==> flow/design.v <==
module rsmul (
    r_r, 
    r_i, 
    s_r, 
    mul_r, 
    mul_i
);
    input signed [5:0] r_r, r_i;
    input [1:0] s_r;
    output signed [8:0] mul_r, mul_i;
    wire signed [2:0] s;
    assign s = {1'b0, s_r};
    assign mul_r = s * r_r;
    assign mul_i = s * r_i;
endmodule
module ml_demodulator(
    i_clk,
    i_reset,
    i_trig,
    i_y_hat,
    i_r,
    i_rd_rdy,
    o_rd_vld,
    o_llr,
    o_hard_bit
);
input i_clk;
input i_reset;
input i_trig;
input [159:0] i_y_hat;
input [319:0] i_r;
input i_rd_rdy;
output o_rd_vld;
output [7:0] o_llr;
output o_hard_bit;
localparam IDLE = 0;
localparam R44_S = 4'd1;
localparam R33_S = 4'd2;
localparam R34_S = 4'd3;
localparam R22_S = 4'd4;
localparam BUF = 3'd1;
localparam CAL_AB = 3'd2;
localparam OUT = 3'd3;
localparam CAL_CD = 3'd4;
localparam CAL_EF = 3'd5;
localparam CAL_GH = 3'd6;
localparam COMPARE = 3'd7;
integer i, j, k, m, n, p, q;
wire       gclk1, gclk2, gclk3; 
wire [1:0] SQRT   = 2'b1_1;  
wire [39:0] r34, r23, r24, r12, r13, r14;
wire [19:0] r44, r33, r22, r11;
wire [39:0] y4, y3, y2, y1;
reg [9:0] r34_r_r, r24_r_r, r14_r_r, r23_r_r, r13_r_r, r12_r_r, r34_i_r, r24_i_r, r14_i_r, r23_i_r, r13_i_r, r12_i_r;
wire [9:0] r34_r_w, r24_r_w, r14_r_w, r23_r_w, r13_r_w, r12_r_w, r34_i_w, r24_i_w, r14_i_w, r23_i_w, r13_i_w, r12_i_w;
reg [9:0] r44_r_r, r33_r_r, r22_r_r, r11_r_r;
wire [9:0] r44_r_w, r33_r_w, r22_r_w, r11_r_w;
reg [7:0] y1_r_r, y2_r_r, y3_r_r, y4_r_r, y1_i_r, y2_i_r, y3_i_r, y4_i_r;
reg [7:0] y1_r_w, y2_r_w, y3_r_w, y4_r_w, y1_i_w, y2_i_w, y3_i_w, y4_i_w;
wire [8:0] rsmul_o_r, rsmul_o_i;
reg [5:0] rsmul_i_r_r, rsmul_i_r_i;
reg [1:0] rsmul_i_s_r;
reg [3:0] rs_state_r, rs_state_w;
reg [1:0] rs_count_r, rs_count_w;
reg [2:0] state_r, state_w;
reg [1:0] count_r, count_w;
reg [12:0] L_tmp_r[0:3];
reg [12:0] L_tmp_w[0:3];
reg [1:0] j2_path_r[0:3];
reg [1:0] j2_path_w[0:3];
reg [1:0] j1_path_r[0:3];
reg [1:0] j1_path_w[0:3];
reg [9:0] y_tmp_r, y_tmp_i;
reg [9:0] rs1r, rs1i, rs2r, rs2i, rs3r, rs3i, rs4r, rs4i;
reg [9:0] rs_other_r, rs_other_i;
reg signed [11:0] a, b;
reg signed [11:0] c, d;
reg signed [11:0] e[0:3];
reg signed [11:0] f[0:3];
reg signed [11:0] g[0:3];
reg signed [11:0] h[0:3];
reg [11:0] cal_tmp_r, cal_tmp_i;
reg [12:0] L_tmp1;
reg [12:0] L_tmp2;
reg [12:0] L_tmp3[0:3];
reg [12:0] L_tmp4[0:3];
reg [1:0] j3_r, j3_w, j4_r, j4_w, j2_r, j2_w, j1_r, j1_w;
reg [12:0] L_min1_r[0:3];
reg [12:0] L_min1_w[0:3];
reg [12:0] min_r;
reg [12:0] min_w;
reg [12:0] min_tmp[0:6];
reg [1:0] trace_r[0:3];
reg [1:0] trace_w[0:3];
reg [1:0] trace_tmp[0:2];
reg [143:0] output_buf_r, output_buf_w;
reg [7:0] buf_count_r, buf_count_w;
reg [7:0] buf_out_r, buf_out_w;
reg       gclk_detect_w, gclk_detect_r;
assign {r44, r34, r24, r14, r33, r23, r13, r22, r12, r11} = i_r;
assign {y4, y3, y2, y1} = i_y_hat;
assign r34_i_w = (i_trig) ? r34[39:30] : r34_i_r;
assign r34_r_w = (i_trig) ? r34[19:10] : r34_r_r;
assign r24_i_w = (i_trig) ? r24[39:30] : r24_i_r;
assign r24_r_w = (i_trig) ? r24[19:10] : r24_r_r;
assign r14_i_w = (i_trig) ? r14[39:30] : r14_i_r;
assign r14_r_w = (i_trig) ? r14[19:10] : r14_r_r;
assign r23_i_w = (i_trig) ? r23[39:32] : r23_i_r;
assign r23_r_w = (i_trig) ? r23[19:10] : r23_r_r;
assign r13_i_w = (i_trig) ? r13[39:30] : r13_i_r;
assign r13_r_w = (i_trig) ? r13[19:10] : r13_r_r;
assign r12_i_w = (i_trig) ? r12[39:30] : r12_i_r;
assign r12_r_w = (i_trig) ? r12[19:10] : r12_r_r;
assign r44_r_w = (i_trig) ? r44[19:10] : r44_r_r;
assign r33_r_w = (i_trig) ? r33[19:10] : r33_r_r;
assign r22_r_w = (i_trig) ? r22[19:10] : r22_r_r;
assign r11_r_w = (i_trig) ? r11[19:10] : r11_r_r;
assign o_llr = {o_hard_bit, 6'b0, 1'b1};
assign o_hard_bit = output_buf_r[buf_out_r];
assign o_rd_vld = i_rd_rdy & (buf_count_r != buf_out_r);
rsmul rsmul0(.r_r(rsmul_i_r_r), .r_i(rsmul_i_r_i), 
            .s_r(rsmul_i_s_r),  
            .mul_r(rsmul_o_r), .mul_i(rsmul_o_i));
always @(*) begin
    rs_state_w = rs_state_r;
    rs_count_w = rs_count_r;
    y4_i_w = y4_i_r;
    y4_r_w = y4_r_r;
    y3_i_w = y3_i_r;
    y3_r_w = y3_r_r;
    y2_i_w = y2_i_r;
    y2_r_w = y2_r_r;
    y1_i_w = y1_i_r;
    y1_r_w = y1_r_r;
    gclk_detect_w = 0;
    case (rs_state_r)
        IDLE: begin
            rsmul_i_r_i = 0;
            rsmul_i_r_r = 0;
            rsmul_i_s_r = 0;
            if (i_trig) begin
                rs_state_w = R44_S;
                y4_i_w = y4[38:33];
                y4_r_w = y4[18:13];
                y3_i_w = y3[38:33];
                y3_r_w = y3[18:13];
                y2_i_w = y2[38:33];
                y2_r_w = y2[18:13];
                y1_i_w = y1[38:33];
                y1_r_w = y1[18:13];
                gclk_detect_w = 1;
            end
            else rs_state_w = IDLE;
        end
        R44_S: begin
            gclk_detect_w = 1;
            rsmul_i_r_r = y4_r_r;
            rsmul_i_r_i = y4_i_r;
            rsmul_i_s_r = SQRT;
            y4_r_w = rsmul_o_r[7:0];
            y4_i_w = rsmul_o_i[7:0];
            rs_state_w = R33_S;
        end
        R33_S: begin
            gclk_detect_w = 1;
            rsmul_i_r_r = y3_r_r;
            rsmul_i_r_i = y3_i_r;
            rsmul_i_s_r = SQRT;
            y3_r_w = rsmul_o_r[7:0];
            y3_i_w = rsmul_o_i[7:0];
            rs_state_w = R34_S;
        end
        R34_S: begin
            gclk_detect_w = 1;
            rsmul_i_r_r = y2_r_r;
            rsmul_i_r_i = y2_i_r;
            rsmul_i_s_r = SQRT;
            y2_r_w = rsmul_o_r[7:0];
            y2_i_w = rsmul_o_i[7:0];
            rs_state_w = R22_S;
        end
        R22_S: begin
            gclk_detect_w = 1;
            rsmul_i_r_r = y1_r_r;
            rsmul_i_r_i = y1_i_r;
            rsmul_i_s_r = SQRT;
            y1_r_w = rsmul_o_r[7:0];
            y1_i_w = rsmul_o_i[7:0];
            rs_state_w = IDLE;
        end
        default: begin
            rs_state_w = rs_state_r;
            rs_count_w = rs_count_r;
            rsmul_i_r_i = 0;
            rsmul_i_r_r = 0;
            rsmul_i_s_r = 0;
        end
    endcase
end
always @(*) begin
    state_w = state_r;
    count_w = count_r;
    for (j = 0; j < 4; j = j + 1) begin
        L_tmp_w[j] = L_tmp_r[j];
        L_min1_w[j] = L_min1_r[j];
        trace_w[j] = trace_r[j];
        j2_path_w[j] = j2_path_r[j];
        j1_path_w[j] = j1_path_r[j];
    end
    j1_w = j1_r;
    j2_w = j2_r;
    j3_w = j3_r;
    j4_w = j4_r;
    min_w = min_r;
    output_buf_w = output_buf_r;
    buf_count_w = buf_count_r;
    rs4i = 0;
    y_tmp_r = 0;
    y_tmp_i = 0;
    rs_other_r = 0;
    rs_other_i = 0;
    rs4r = 0;
    case (state_r)
        IDLE: begin
            if (i_trig) begin
                state_w = BUF;
                count_w = 0;
            end
            else begin
                state_w = IDLE;
            end
        end
        BUF: begin
            if (count_r < 1) begin
                count_w = count_r + 1;
            end
            else begin
                count_w = 0;
                state_w = CAL_AB;
                j1_w = 0;
                j2_w = 0;
                j3_w = 0;
                j4_w = 0;
            end
        end
        CAL_AB: begin
            state_w = CAL_CD;
            y_tmp_r = {y4_r_r, 2'b0};
            y_tmp_i = {y4_i_r, 2'b0};
            rs4r = (r44_r_r ^ {{10{j4_r[0]}}, 1'b1});
            rs4i = (r44_r_r ^ {{10{j4_r[1]}}, 1'b1});
            rs_other_r = 0;
            rs_other_i = 0;
            a = $signed(y_tmp_r) - $signed(rs4r);
            b = $signed(y_tmp_i) - $signed(rs4i);
            if (a < 0) a = ~a;  
            if (b < 0) b = ~b;  
            L_tmp1 = a + b;
            L_tmp_w[0] = L_tmp1; 
            L_tmp_w[1] = L_tmp1; 
            L_tmp_w[2] = L_tmp1; 
            L_tmp_w[3] = L_tmp1; 
        end
        CAL_CD: begin
            state_w = CAL_EF;
            y_tmp_r = {y3_r_r, 2'b0};
            y_tmp_i = {y3_i_r, 2'b0};
            rs4r = (r34_r_r ^ {11{j4_r[0]}}) + (r34_i_r ^ {11{~j4_r[1]}});
            rs4i = (r34_r_r ^ {11{j4_r[1]}}) + (r34_i_r ^ {11{j4_r[0]}});
            cal_tmp_r = $signed(y_tmp_r) - $signed(rs4r);
            cal_tmp_i = $signed(y_tmp_i) - $signed(rs4i);
            for (m = 0; m < 4; m = m + 1) begin
                rs3r = r33_r_r ^ {11{m[0]}};
                rs3i = r33_r_r ^ {11{m[1]}};
                c = $signed(cal_tmp_r) - $signed(rs3r);
                d = $signed(cal_tmp_i) - $signed(rs3i);
                rs2r = 0;
                rs2i = 0;
                if (c < 0) c = ~c;  
                if (d < 0) d = ~d;  
                L_tmp2 = c + d;
                L_tmp_w[m] = L_tmp_r[m] + L_tmp2; 
            end
        end
        CAL_EF: begin
            j2_w = j2_r + 1;
            y_tmp_r = {y2_r_r, 2'b10};
            y_tmp_i = {y2_i_r, 2'b10};
            rs2r = r22_r_r ^ {11{j2_r[0]}};
            rs2i = r22_r_r ^ {11{j2_r[1]}};
            rs4r = (r24_r_r ^ {11{j4_r[0]}}) + (r24_i_r ^ {11{~j4_r[1]}});
            rs4i = (r24_r_r ^ {11{j4_r[1]}}) + (r24_i_r ^ {11{j4_r[0]}});
            cal_tmp_r = $signed(y_tmp_r) - $signed(rs4r) - $signed(rs2r);
            cal_tmp_i = $signed(y_tmp_i) - $signed(rs4i) - $signed(rs2i);
            for (m = 0; m < 4; m = m + 1) begin  
                rs3r = {r23_r_r ^ {{9{m[0]}}, 2'b0}} + {r23_i_r[7:0] ^ {9{~m[1]}}, 2'b00} ;
                rs3i = {r23_r_r[9:1] ^ {10{m[1]}}, 1'b0} + {r23_i_r[7:1] ^ {8{m[0]}}, 3'b0};
                e[m] = $signed(cal_tmp_r) - $signed(rs3r);
                f[m] = $signed(cal_tmp_i) - $signed(rs3i);
                if (e[m] < 0) e[m] = ~e[m];  
                if (f[m] < 0) f[m] = ~f[m];  
                L_tmp3[m] = e[m] + f[m];
                if (L_tmp3[m] <= L_min1_r[m] || j2_r == 2'b0) begin
                    L_min1_w[m] = L_tmp3[m];
                    j2_path_w[m] = j2_r;
                end
            end
            if (j2_r == 2'b11) begin
                state_w = CAL_GH;
            end
        end
        CAL_GH: begin
            if (count_r == 0 && j1_r == 0) begin
                L_tmp_w[0] = L_tmp_r[0] + L_min1_r[0];
                L_tmp_w[1] = L_tmp_r[1] + L_min1_r[1];
                L_tmp_w[2] = L_tmp_r[2] + L_min1_r[2];
                L_tmp_w[3] = L_tmp_r[3] + L_min1_r[3];
            end
            y_tmp_r = {y1_r_r, 2'b0};
            y_tmp_i = {y1_i_r, 2'b0};
            rs1r = r11_r_r ^ {11{j1_r[0]}};
            rs1i = r11_r_r ^ {11{j1_r[1]}};
            rs4r = (r14_r_r ^ {11{j4_r[0]}}) + (r14_i_r ^ {11{~j4_r[1]}});
            rs4i = (r14_r_r ^ {11{j4_r[1]}}) + (r14_i_r ^ {11{j4_r[0]}});
            cal_tmp_r = $signed(y_tmp_r) - $signed(rs4r) - $signed(rs1r);
            cal_tmp_i = $signed(y_tmp_i) - $signed(rs4i) - $signed(rs1i);
            if (count_r == 0) begin
                count_w = count_r + 1;
                for (m = 0; m < 2; m = m + 1) begin  
                    rs3r = (r13_r_r ^ {11{m[0]}}) + (r13_i_r ^ {11{~m[1]}});
                    rs3i = (r13_r_r ^ {11{m[1]}}) + (r13_i_r ^ {11{m[0]}});
                    rs2r = (r12_r_r ^ {11{j2_path_r[m][0]}}) + (r12_i_r ^ {11{~j2_path_r[m][1]}});
                    rs2i = (r12_r_r ^ {11{j2_path_r[m][1]}}) + (r12_i_r ^ {11{j2_path_r[m][0]}});
                    g[m] = $signed(cal_tmp_r) - $signed(rs2r) - $signed(rs3r);
                    h[m] = $signed(cal_tmp_i) - $signed(rs2i) - $signed(rs3i);
                    if (g[m] < 0) g[m] = ~g[m];  
                    if (h[m] < 0) h[m] = ~h[m];  
                    L_tmp4[m] = g[m] + h[m];
                    if (L_tmp4[m] <= L_min1_r[m] || j1_r == 2'b0) begin
                        L_min1_w[m] = L_tmp4[m];
                        j1_path_w[m] = j1_r;
                    end
                end
            end
            else begin
                count_w = 0;
                j1_w = j1_r + 1;
                for (m = 2; m < 4; m = m + 1) begin  
                    rs3r = (r13_r_r ^ {11{m[0]}}) + (r13_i_r ^ {11{~m[1]}});
                    rs3i = (r13_r_r ^ {11{m[1]}}) + (r13_i_r ^ {11{m[0]}});
                    rs2r = (r12_r_r ^ {11{j2_path_r[m][0]}}) + (r12_i_r ^ {11{~j2_path_r[m][1]}});
                    rs2i = (r12_r_r ^ {11{j2_path_r[m][1]}}) + (r12_i_r ^ {11{j2_path_r[m][0]}});
                    g[m] = $signed(cal_tmp_r) - $signed(rs2r) - $signed(rs3r);
                    h[m] = $signed(cal_tmp_i) - $signed(rs2i) - $signed(rs3i);
                    if (g[m] < 0) g[m] = ~g[m];  
                    if (h[m] < 0) h[m] = ~h[m];  
                    L_tmp4[m] = g[m] + h[m];
                    if (L_tmp4[m] <= L_min1_r[m] || j1_r == 2'b0) begin
                        L_min1_w[m] = L_tmp4[m];
                        j1_path_w[m] = j1_r;
                    end
                end
            end
            if (j1_r == 2'b11 && count_r[0] == 1'b1) begin
                state_w = COMPARE;
            end
        end
        COMPARE: begin
            j4_w = j4_r + 1;
            min_tmp[0] = L_tmp_r[0] + L_min1_r[0];
            min_tmp[1] = L_tmp_r[1] + L_min1_r[1];
            min_tmp[2] = L_tmp_r[2] + L_min1_r[2];
            min_tmp[3] = L_tmp_r[3] + L_min1_r[3];
            if (min_tmp[0] > min_tmp[1]) begin
                min_tmp[4] = min_tmp[1];
                trace_tmp[0] = 1;
            end
            else begin
                min_tmp[4] = min_tmp[0];
                trace_tmp[0] = 0;
            end
            if (min_tmp[2] > min_tmp[3]) begin
                min_tmp[5] = min_tmp[3];
                trace_tmp[1] = 3;
            end
            else begin
                min_tmp[5] = min_tmp[2];
                trace_tmp[1] = 2;
            end
            if (min_tmp[4] > min_tmp[5]) begin
                min_tmp[6] = min_tmp[5];
                trace_tmp[2] = trace_tmp[1];
            end
            else begin
                min_tmp[6] = min_tmp[4];
                trace_tmp[2] = trace_tmp[0];
            end
            if ((min_tmp[6] < min_r) || j4_r == 2'b0) begin
                min_w = min_tmp[6];
                trace_w[0] = j1_path_w[trace_tmp[2]];
                trace_w[1] = j2_path_r[trace_tmp[2]];
                trace_w[2] = trace_tmp[2];
                trace_w[3] = j4_r;
            end
            if (j4_r == 2'b11) begin
                state_w = OUT;
            end
            else begin
                state_w = CAL_AB;
            end
        end
        OUT: begin
            output_buf_w[buf_count_r] = trace_r[0][0];
            output_buf_w[buf_count_r + 1] = trace_r[0][1];
            output_buf_w[buf_count_r + 2] = trace_r[1][0];
            output_buf_w[buf_count_r + 3] = trace_r[1][1];
            output_buf_w[buf_count_r + 4] = trace_r[2][0];
            output_buf_w[buf_count_r + 5] = trace_r[2][1];
            output_buf_w[buf_count_r + 6] = trace_r[3][0];
            output_buf_w[buf_count_r + 7] = trace_r[3][1];
            if (buf_count_r != 8'd136) buf_count_w = buf_count_r + 8;
            else buf_count_w = 0;
            state_w = IDLE;
        end
        default: state_w = IDLE;
    endcase
end
always @(*) begin
    buf_out_w = buf_out_r;
    if (i_rd_rdy) begin
        if (o_rd_vld) begin
            if (buf_out_r == 8'd143) buf_out_w = 8'd0;
            else buf_out_w = buf_out_r + 1;
        end
    end
end
always @(posedge i_clk or posedge i_reset) begin
    if (i_reset) begin
        for (j = 0; j < 4; j = j + 1) begin
            L_tmp_r[j] <= 0;
            L_min1_r[j] <= 13'b1_1111_1111_1111;
            trace_r[j] <= 0;
            j2_path_r[j] <= 0;
            j1_path_r[j] <= 0;
        end
        r34_i_r <= 0;
        r34_r_r <= 0;
        r24_i_r <= 0;
        r24_r_r <= 0;
        r14_i_r <= 0;
        r14_r_r <= 0;
        r23_i_r <= 0;
        r23_r_r <= 0;
        r13_i_r <= 0;
        r13_r_r <= 0;
        r12_i_r <= 0;
        r12_r_r <= 0;
        r44_r_r <= 0;
        r33_r_r <= 0;
        r22_r_r <= 0;
        r11_r_r <= 0;
        y4_i_r <=  0;
        y4_r_r <=  0;
        y3_i_r <=  0;
        y3_r_r <=  0;
        y2_i_r <=  0;
        y2_r_r <=  0;
        y1_i_r <=  0;
        y1_r_r <=  0;
        rs_state_r <= IDLE;
        rs_count_r <= 0;
        state_r <= IDLE;
        count_r <= 0;
        j1_r <= 0;
        j2_r <= 0;
        j3_r <= 0;
        j4_r <= 0;
        min_r <= 0;
        output_buf_r <= 0;
        buf_count_r <= 0;
        buf_out_r <= 0;
        gclk_detect_r <= 0;
    end
    else begin
        for (j = 0; j < 4; j = j + 1) begin
            L_tmp_r[j] <= L_tmp_w[j];
            L_min1_r[j] <= L_min1_w[j];
            trace_r[j] <= trace_w[j];
            j2_path_r[j] <= j2_path_w[j];
            j1_path_r[j] <= j1_path_w[j];
        end
        r34_i_r <= r34_i_w;
        r34_r_r <= r34_r_w;
        r24_i_r <= r24_i_w;
        r24_r_r <= r24_r_w;
        r14_i_r <= r14_i_w;
        r14_r_r <= r14_r_w;
        r23_i_r <= r23_i_w;
        r23_r_r <= r23_r_w;
        r13_i_r <= r13_i_w;
        r13_r_r <= r13_r_w;
        r12_i_r <= r12_i_w;
        r12_r_r <= r12_r_w;
        r44_r_r <= r44_r_w;
        r33_r_r <= r33_r_w;
        r22_r_r <= r22_r_w;
        r11_r_r <= r11_r_w;
        y4_i_r <=  y4_i_w;
        y4_r_r <=  y4_r_w;
        y3_i_r <=  y3_i_w;
        y3_r_r <=  y3_r_w;
        y2_i_r <=  y2_i_w;
        y2_r_r <=  y2_r_w;
        y1_i_r <=  y1_i_w;
        y1_r_r <=  y1_r_w;
        rs_state_r <= rs_state_w;
        rs_count_r <= rs_count_w;
        state_r <= state_w;
        count_r <= count_w;
        j1_r <= j1_w;
        j2_r <= j2_w;
        j3_r <= j3_w;
        j4_r <= j4_w;
        min_r <= min_w;
        output_buf_r <= output_buf_w;
        buf_count_r <= buf_count_w;
        buf_out_r <= buf_out_w;
        gclk_detect_r <= gclk_detect_w;
    end
end
endmodule
# [Reports on ml_demodulator]
# What the tools print for ml_demodulator, step after step.
# Line numbers count from 1 in the design file above.
# Library cell names are shortened.
# The mark - stands for no value.
[setup] top="ml_demodulator" clk_port="i_clk" lib="sky130hd" pvt_corner="tt_025C_1v80"

# [After elaboration]
# Counts by Yosys on the flattened word-level netlist (proc, flatten, opt, wreduce). Print and check cells are left out.
[classes] n_eq=37 mux=128 addsub=108 reduce_and_logical=58 logic=102 compare=35 n_shift=17 multipliers=2
[op_table] cell="bitwise AND 144 bit" n=8
[op_table] cell="OR 144 bit" n=8
[op_table] cell="inverter 144 bit" n=8
[op_table] cell="variable shift 1 x 33 -> 144 bit" n=7
[op_table] cell="variable shift 1 x 33 -> 144 bit with constant A" n=7
[op_table] cell="bitwise XOR 10 bit" n=34
[op_table] cell="2-to-1 mux 12 bit" n=26
[op_table] cell="subtractor 12 x 10 -> 12 bit" n=24
[op_table] cell="2-to-1 mux 13 bit" n=21
[op_table] cell="adder 10 bit" n=26
[op_table] cell="< comparator 12 x 1 -> 1 bit with constant B" n=20
[op_table] cell="inverter 12 bit" n=20
[op_table] cell="negator 9 -> 33 bit" n=7
[op_table] cell="adder 12 x 12 -> 13 bit" n=13
[op_table] cell="case mux 13 bit (select 3 bit)" n=4
[op_table] cell="variable shift 1 x 9 -> 144 bit" n=1
[op_table] cell="variable shift 1 x 9 -> 144 bit with constant A" n=1
[op_table] cell="variable part select 144 x 8 -> 1 bit" n=1
[op_table] cell="2-to-1 mux 144 bit" n=1
[op_table] cell="case mux 8 bit (select 2 bit)" n=8
[op_table] cell="adder 13 bit" n=8
[op_table] cell="<= comparator 13 bit" n=8
[op_table] cell="case mux 13 bit (select 2 bit)" n=4
[op_table] cell="subtractor 11 x 10 -> 12 bit" n=8
[op_table] cell="subtractor 10 x 10 -> 11 bit" n=8
[op_table] cell="2-to-1 mux 8 bit" n=11
[op_table] cell="2-to-1 mux 2 bit" n=35
[op_table] cell="multiplier 3 x 6 -> 8 bit" n=2
# Other operator kinds: 52; their cells: 158.
[bits] regBits=538 elab_cells=541 inputBits=484

# [Logic depth]
# Yosys ltp: most cells in a row. Word level: on the elaborated netlist, between registers, memories and ports. Mapped: between sequential cells and ports; inverters and the memories' decode and read muxes count.
[logic_depth] ltp_word=20 abc_area=0 ltp_mapped=49 depth_no_buf=45

# [After synthesis]
# The flow's flattened synthesis, as Yosys stat reports it; memories are mapped. The netlist is that of the ABC_AREA named above (0 if unset); the other value can give another one.
[synth_totals] cell_count=7066 ff_cells=541 seqArea_mm2=0.0136055 yosys_area_mm2=0.063601
[types] cell_type="dfrtp_1" n=487 type_area_um2=1.22E+04
[types] cell_type="ha_1" n=871 type_area_um2=1.09E+04
[types] cell_type="xnor2_1" n=793 type_area_um2=6.95E+03
[types] cell_type="fa_1" n=220 type_area_um2=4.4E+03
[types] cell_type="xor2_1" n=407 type_area_um2=3.56E+03
[types] cell_type="inv_1" n=740 type_area_um2=2.78E+03
[types] cell_type="o21ai_0" n=469 type_area_um2=2.35E+03
[types] cell_type="a21oi_1" n=452 type_area_um2=2262.17
[types] cell_type="mux2_2" n=171 type_area_um2=1.93E+03
[types] cell_type="nand2_1" n=490 type_area_um2=1.84E+03
[types] cell_type="mux2i_1" n=153 type_area_um2=1.53E+03
[types] cell_type="dfstp_2" n=54 type_area_um2=1.42E+03
[types] cell_type="nor2_1" n=319 type_area_um2=1.2E+03
[types] cell_type="o21bai_1" n=144 type_area_um2=1.08E+03
[types] cell_type="mux4_2" n=47 type_area_um2=1.06E+03
[types] cell_type="a21o_1" n=140 type_area_um2=1.05E+03
[types] cell_type="clkbuf_1" n=145 type_area_um2=544.272
[types] cell_type="nor2b_1" n=82 type_area_um2=512.992
# Other cell types: 73; their cells: 882.
# By module: a second synthesis without flattening, with its own total; a netlist apart from the flattened one above.
[hier_totals] hier_cells=7274 hier_area_mm2=0.0654778
# Rows give one instance, submodules left out.
[modules] module="ml_demodulator" n_cells=7165 mod_seq_area_mm2=0.0136055 area_mm2=0.0646495 instances=1
[modules] module="rsmul" n_cells=109 mod_seq_area_mm2=0 area_mm2=0.0008283 instances=1

# [Timing after synthesis]
# OpenSTA on the mapped netlist: ideal clock, no wires. The path of least setup slack (recovery checks aside). Input and output delay are each 20% of the period. Register names are those of the netlist, which keeps one name where synthesis merged equal registers.
[synth_path] kind="register to register" start="reg j4_r[1]" end="reg j2_path_r[2][0]" path_buffers=4 arrival_time_ns=10.156 slack_ns=0.719 setup_ns=0.125 stages=48 t_required_ns=10.875 path_delay_ns=10.281 period_ns=11.0 synth_period_reached_ns=10.281
# "path_delay_ns" is the arrival time less input delay plus setup time.
# "stages" counts driving pins, that of a launching flip-flop among them; a cell with two outputs on the path counts twice.
# "synth_period_reached_ns" is the clock period less the worst setup slack; recovery checks do not enter. This is arithmetic on one report: input and output delays are still those of the set period (20% each).
# Between the ends stands the longest chain of elaborated cells between them, by number of cells; it is not shown to be the way that was timed. Of several equally long chains one is given.
# Each line given opens the expression or statement behind the cell; cells for indexed reads and writes are added by Yosys, which also makes memories of some case tables.
[synth_between] cell_sequence="dfrtp_1 -> clkbuf_1 -> buf_1 -> buf_1 -> xnor2_1 -> ha_1 -> inv_1 -> fa_1 -> inv_1 -> a21oi_1 -> o21ai_0 -> a21oi_1 -> o21bai_1 -> a21o_1 -> a21oi_1 -> xor2_1 -> fa_1 -> ha_1 -> [... 12 more ...] -> inv_1 -> fa_1 -> nor2b_1 -> o21ai_0 -> a21boi_0 -> o21ai_0 -> nor2b_1 -> xnor2_1 -> ha_1 -> a21o_1 -> a21o_1 -> a21oi_1 -> o21ai_0 -> a21oi_1 -> nor2b_1 -> o31ai_1 -> nor2b_1 -> mux2_2" elab_chain_len=13
[synth_lines] element="start: declaration" line=87 text="reg [1:0] j3_r, j3_w, j4_r, j4_w, j2_r, j2_w, j1_r, j1_w;"
[synth_lines] element="start: assignment" line=477 text="j4_r <= 0;"
[synth_lines] element="start: assignment" line=523 text="j4_r <= j4_w;"
[synth_lines] element="inverter 1 bit" line=291 text="rs4r = (r24_r_r ^ {11{j4_r[0]}}) + (r24_i_r ^ {11{~j4_r[1]}});"
[synth_lines] element="bitwise XOR 10 bit" line=291
[synth_lines] element="adder 10 bit" line=291
[synth_lines] element="subtractor 10 x 10 -> 11 bit" line=293 text="cal_tmp_r = $signed(y_tmp_r) - $signed(rs4r) - $signed(rs2r);"
[synth_lines] element="subtractor 11 x 10 -> 12 bit" line=293
[synth_lines] element="subtractor 12 x 10 -> 12 bit" line=298 text="e[m] = $signed(cal_tmp_r) - $signed(rs3r);"
[synth_lines] element="< comparator 12 x 1 -> 1 bit" line=300 text="if (e[m] < 0) e[m] = ~e[m];"
[synth_lines] element="2-to-1 mux 12 bit" line=300
[synth_lines] element="adder 12 x 12 -> 13 bit" line=302 text="L_tmp3[m] = e[m] + f[m];"
[synth_lines] element="<= comparator 13 bit" line=303 text="if (L_tmp3[m] <= L_min1_r[m] || j2_r == 2'b0) begin"
[synth_lines] element="logical OR 1 bit" line=303
[synth_lines] element="2-to-1 mux 2 bit" line=303
[synth_lines] element="2-to-1 mux 2 bit" line=223 text="case (state_r)"
[synth_lines] element="end: assignment" line=443 text="j2_path_r[j] <= 0;"
[synth_lines] element="end: assignment" line=489 text="j2_path_r[j] <= j2_path_w[j];"
[synth_lines] element="end: declaration" line=69 text="reg [1:0] j2_path_r[0:3];"

# [Worst path after layout]
# Path of least setup slack in the final report of job 1 (OpenROAD, finished layout, wires in). Where an end is a register, its clock arrival counts in the times.
[layout_path] kind="register to register" start="reg j4_r[0]" end="reg j2_path_r[1][1]" t_required_ns=11.57 slack_ns=0.53 stages=45 period_ns=11.0 arrival_time_ns=11.04 setup_ns=0.12 path_buffers=2
# Between the ends stands the longest chain of elaborated cells between them, by number of cells; it is not shown to be the way that was timed. Of several equally long chains one is given.
[layout_between] cell_sequence="dfrtp_4 -> xor2_1 -> ha_1 -> inv_1 -> fa_1 -> inv_1 -> a21oi_1 -> o21ai_0 -> a21oi_1 -> o21bai_1 -> a21o_1 -> a21oi_1 -> xor2_1 -> fa_1 -> ha_1 -> ha_1 -> or4_1 -> nand2_1 -> [... 9 more ...] -> ha_1 -> inv_1 -> fa_1 -> nor2b_1 -> o21ai_0 -> a21boi_0 -> o21ai_0 -> a21oi_1 -> a31oi_1 -> xnor2_1 -> ha_1 -> o21a_1 -> o22ai_1 -> or4_1 -> a21oi_1 -> buf_4 -> nor2_2 -> mux2_2" elab_chain_len=12
[layout_lines] element="start: declaration" line=87 text="reg [1:0] j3_r, j3_w, j4_r, j4_w, j2_r, j2_w, j1_r, j1_w;"
[layout_lines] element="start: assignment" line=477 text="j4_r <= 0;"
[layout_lines] element="start: assignment" line=523 text="j4_r <= j4_w;"
[layout_lines] element="bitwise XOR 10 bit" line=291 text="rs4r = (r24_r_r ^ {11{j4_r[0]}}) + (r24_i_r ^ {11{~j4_r[1]}});"
[layout_lines] element="adder 10 bit" line=291
[layout_lines] element="subtractor 10 x 10 -> 11 bit" line=293 text="cal_tmp_r = $signed(y_tmp_r) - $signed(rs4r) - $signed(rs2r);"
[layout_lines] element="subtractor 11 x 10 -> 12 bit" line=293
[layout_lines] element="subtractor 12 x 10 -> 12 bit" line=298 text="e[m] = $signed(cal_tmp_r) - $signed(rs3r);"
[layout_lines] element="< comparator 12 x 1 -> 1 bit" line=300 text="if (e[m] < 0) e[m] = ~e[m];"
[layout_lines] element="2-to-1 mux 12 bit" line=300
[layout_lines] element="adder 12 x 12 -> 13 bit" line=302 text="L_tmp3[m] = e[m] + f[m];"
[layout_lines] element="<= comparator 13 bit" line=303 text="if (L_tmp3[m] <= L_min1_r[m] || j2_r == 2'b0) begin"
[layout_lines] element="logical OR 1 bit" line=303
[layout_lines] element="2-to-1 mux 2 bit" line=303
[layout_lines] element="2-to-1 mux 2 bit" line=223 text="case (state_r)"
[layout_lines] element="end: assignment" line=443 text="j2_path_r[j] <= 0;"
[layout_lines] element="end: assignment" line=489 text="j2_path_r[j] <= j2_path_w[j];"
[layout_lines] element="end: declaration" line=69 text="reg [1:0] j2_path_r[0:3];"

# 5 stored runs of ml_demodulator in the flow (synthesis by Yosys, layout by OpenROAD, sky130hd cells), in arbitrary order. Constraints: input delay and output delay 20% of the set period each, output load 0.01 pF.
# "achievedPeriod_ns": clock period set for the run, less the worst setup slack. It is reckoned from that one timing run; input and output delays stay at 20% of the period that was set.
# By "worstPathTime_ns" is meant the share of the clock period that the worst setup path is allowed (20% is reserved at inputs, 20% at outputs), minus its slack. Clock arrival times at its registers enter into it.
run="job 1" settings CORE_UTILIZATION=40 PLACE_DENSITY=0.6 period_ns=11.0 CAP_MARGIN=20 CORE_MARGIN=2 SLEW_MARGIN=20
run="job 1" results worst_hold_slack_ns=0.469 final_die_area_mm2=0.162208 worstSetupSlack_ns=0.530 worstPathTime_ns=10.47 worstPathKind="register to register" achievedPeriod_ns=10.470 post_route_util_frac=0.449 final_stdcell_area_mm2=0.0709706 final_setup_tns_ns=0.000 yosys_chip_area_mm2=0.063601
run="job 2" settings ABC_AREA=1 CORE_ASPECT_RATIO=1.2 CORE_MARGIN=7 CTS_CLUSTER_DIAMETER=324 CTS_CLUSTER_SIZE=71 MAX_ROUTING_LAYER="met5" SLEW_MARGIN=0 TNS_END_PERCENT=30 period_ns=8.51 CAP_MARGIN=20 CORE_UTILIZATION=40
run="job 2" results worst_hold_slack_ns=0.486 final_die_area_mm2=0.181413 worstSetupSlack_ns=-0.225 worstPathTime_ns=8.73 worstPathKind="register to register" achievedPeriod_ns=8.735 post_route_util_frac=0.509 final_stdcell_area_mm2=0.0857522 final_setup_tns_ns=-8.511 yosys_chip_area_mm2=0.0678551
run="job 3" settings ABC_AREA=0 CELL_PAD_IN_SITES_DETAIL_PLACEMENT=1 CELL_PAD_IN_SITES_GLOBAL_PLACEMENT=2 CORE_MARGIN=8 CORE_UTILIZATION=21 CTS_CLUSTER_DIAMETER=116 CTS_CLUSTER_SIZE=75 GPL_TIMING_DRIVEN=0 PLACE_DENSITY_LB_ADDON=0.28 SETUP_SLACK_MARGIN=2.89 SLEW_MARGIN=35 period_ns=11.0 CAP_MARGIN=20
run="job 3" results worst_hold_slack_ns=0.396 final_die_area_mm2=0.32073 worstSetupSlack_ns=1.356 worstPathTime_ns=9.64 worstPathKind="register to register" achievedPeriod_ns=9.644 post_route_util_frac=0.276 final_stdcell_area_mm2=0.0832086 final_setup_tns_ns=0.000 yosys_chip_area_mm2=0.063601
run="job 4" settings ABC_AREA=1 CELL_PAD_IN_SITES_GLOBAL_PLACEMENT=2 CORE_MARGIN=8 CORE_UTILIZATION=21 CTS_CLUSTER_DIAMETER=116 PLACE_DENSITY=0.6 SLEW_MARGIN=10 period_ns=11.0 CAP_MARGIN=20
run="job 4" results worst_hold_slack_ns=0.467 final_die_area_mm2=0.341564 worstSetupSlack_ns=0.721 worstPathTime_ns=10.28 worstPathKind="register to register" achievedPeriod_ns=10.279 post_route_util_frac=0.242 final_stdcell_area_mm2=0.0777921 final_setup_tns_ns=0.000 yosys_chip_area_mm2=0.0678551
run="job 5" settings CAP_MARGIN=20 CORE_ASPECT_RATIO=1.83 CORE_UTILIZATION=71 CTS_CLUSTER_DIAMETER=59 CTS_CLUSTER_SIZE=31 GPL_ROUTABILITY_DRIVEN=1 GPL_TIMING_DRIVEN=0 PLACE_DENSITY_LB_ADDON=0.1 SETUP_SLACK_MARGIN=1.41 TNS_END_PERCENT=15 period_ns=7.2 CORE_MARGIN=2 SLEW_MARGIN=20
run="job 5" outcome="stopped before the end: routing reported GRT-0116"
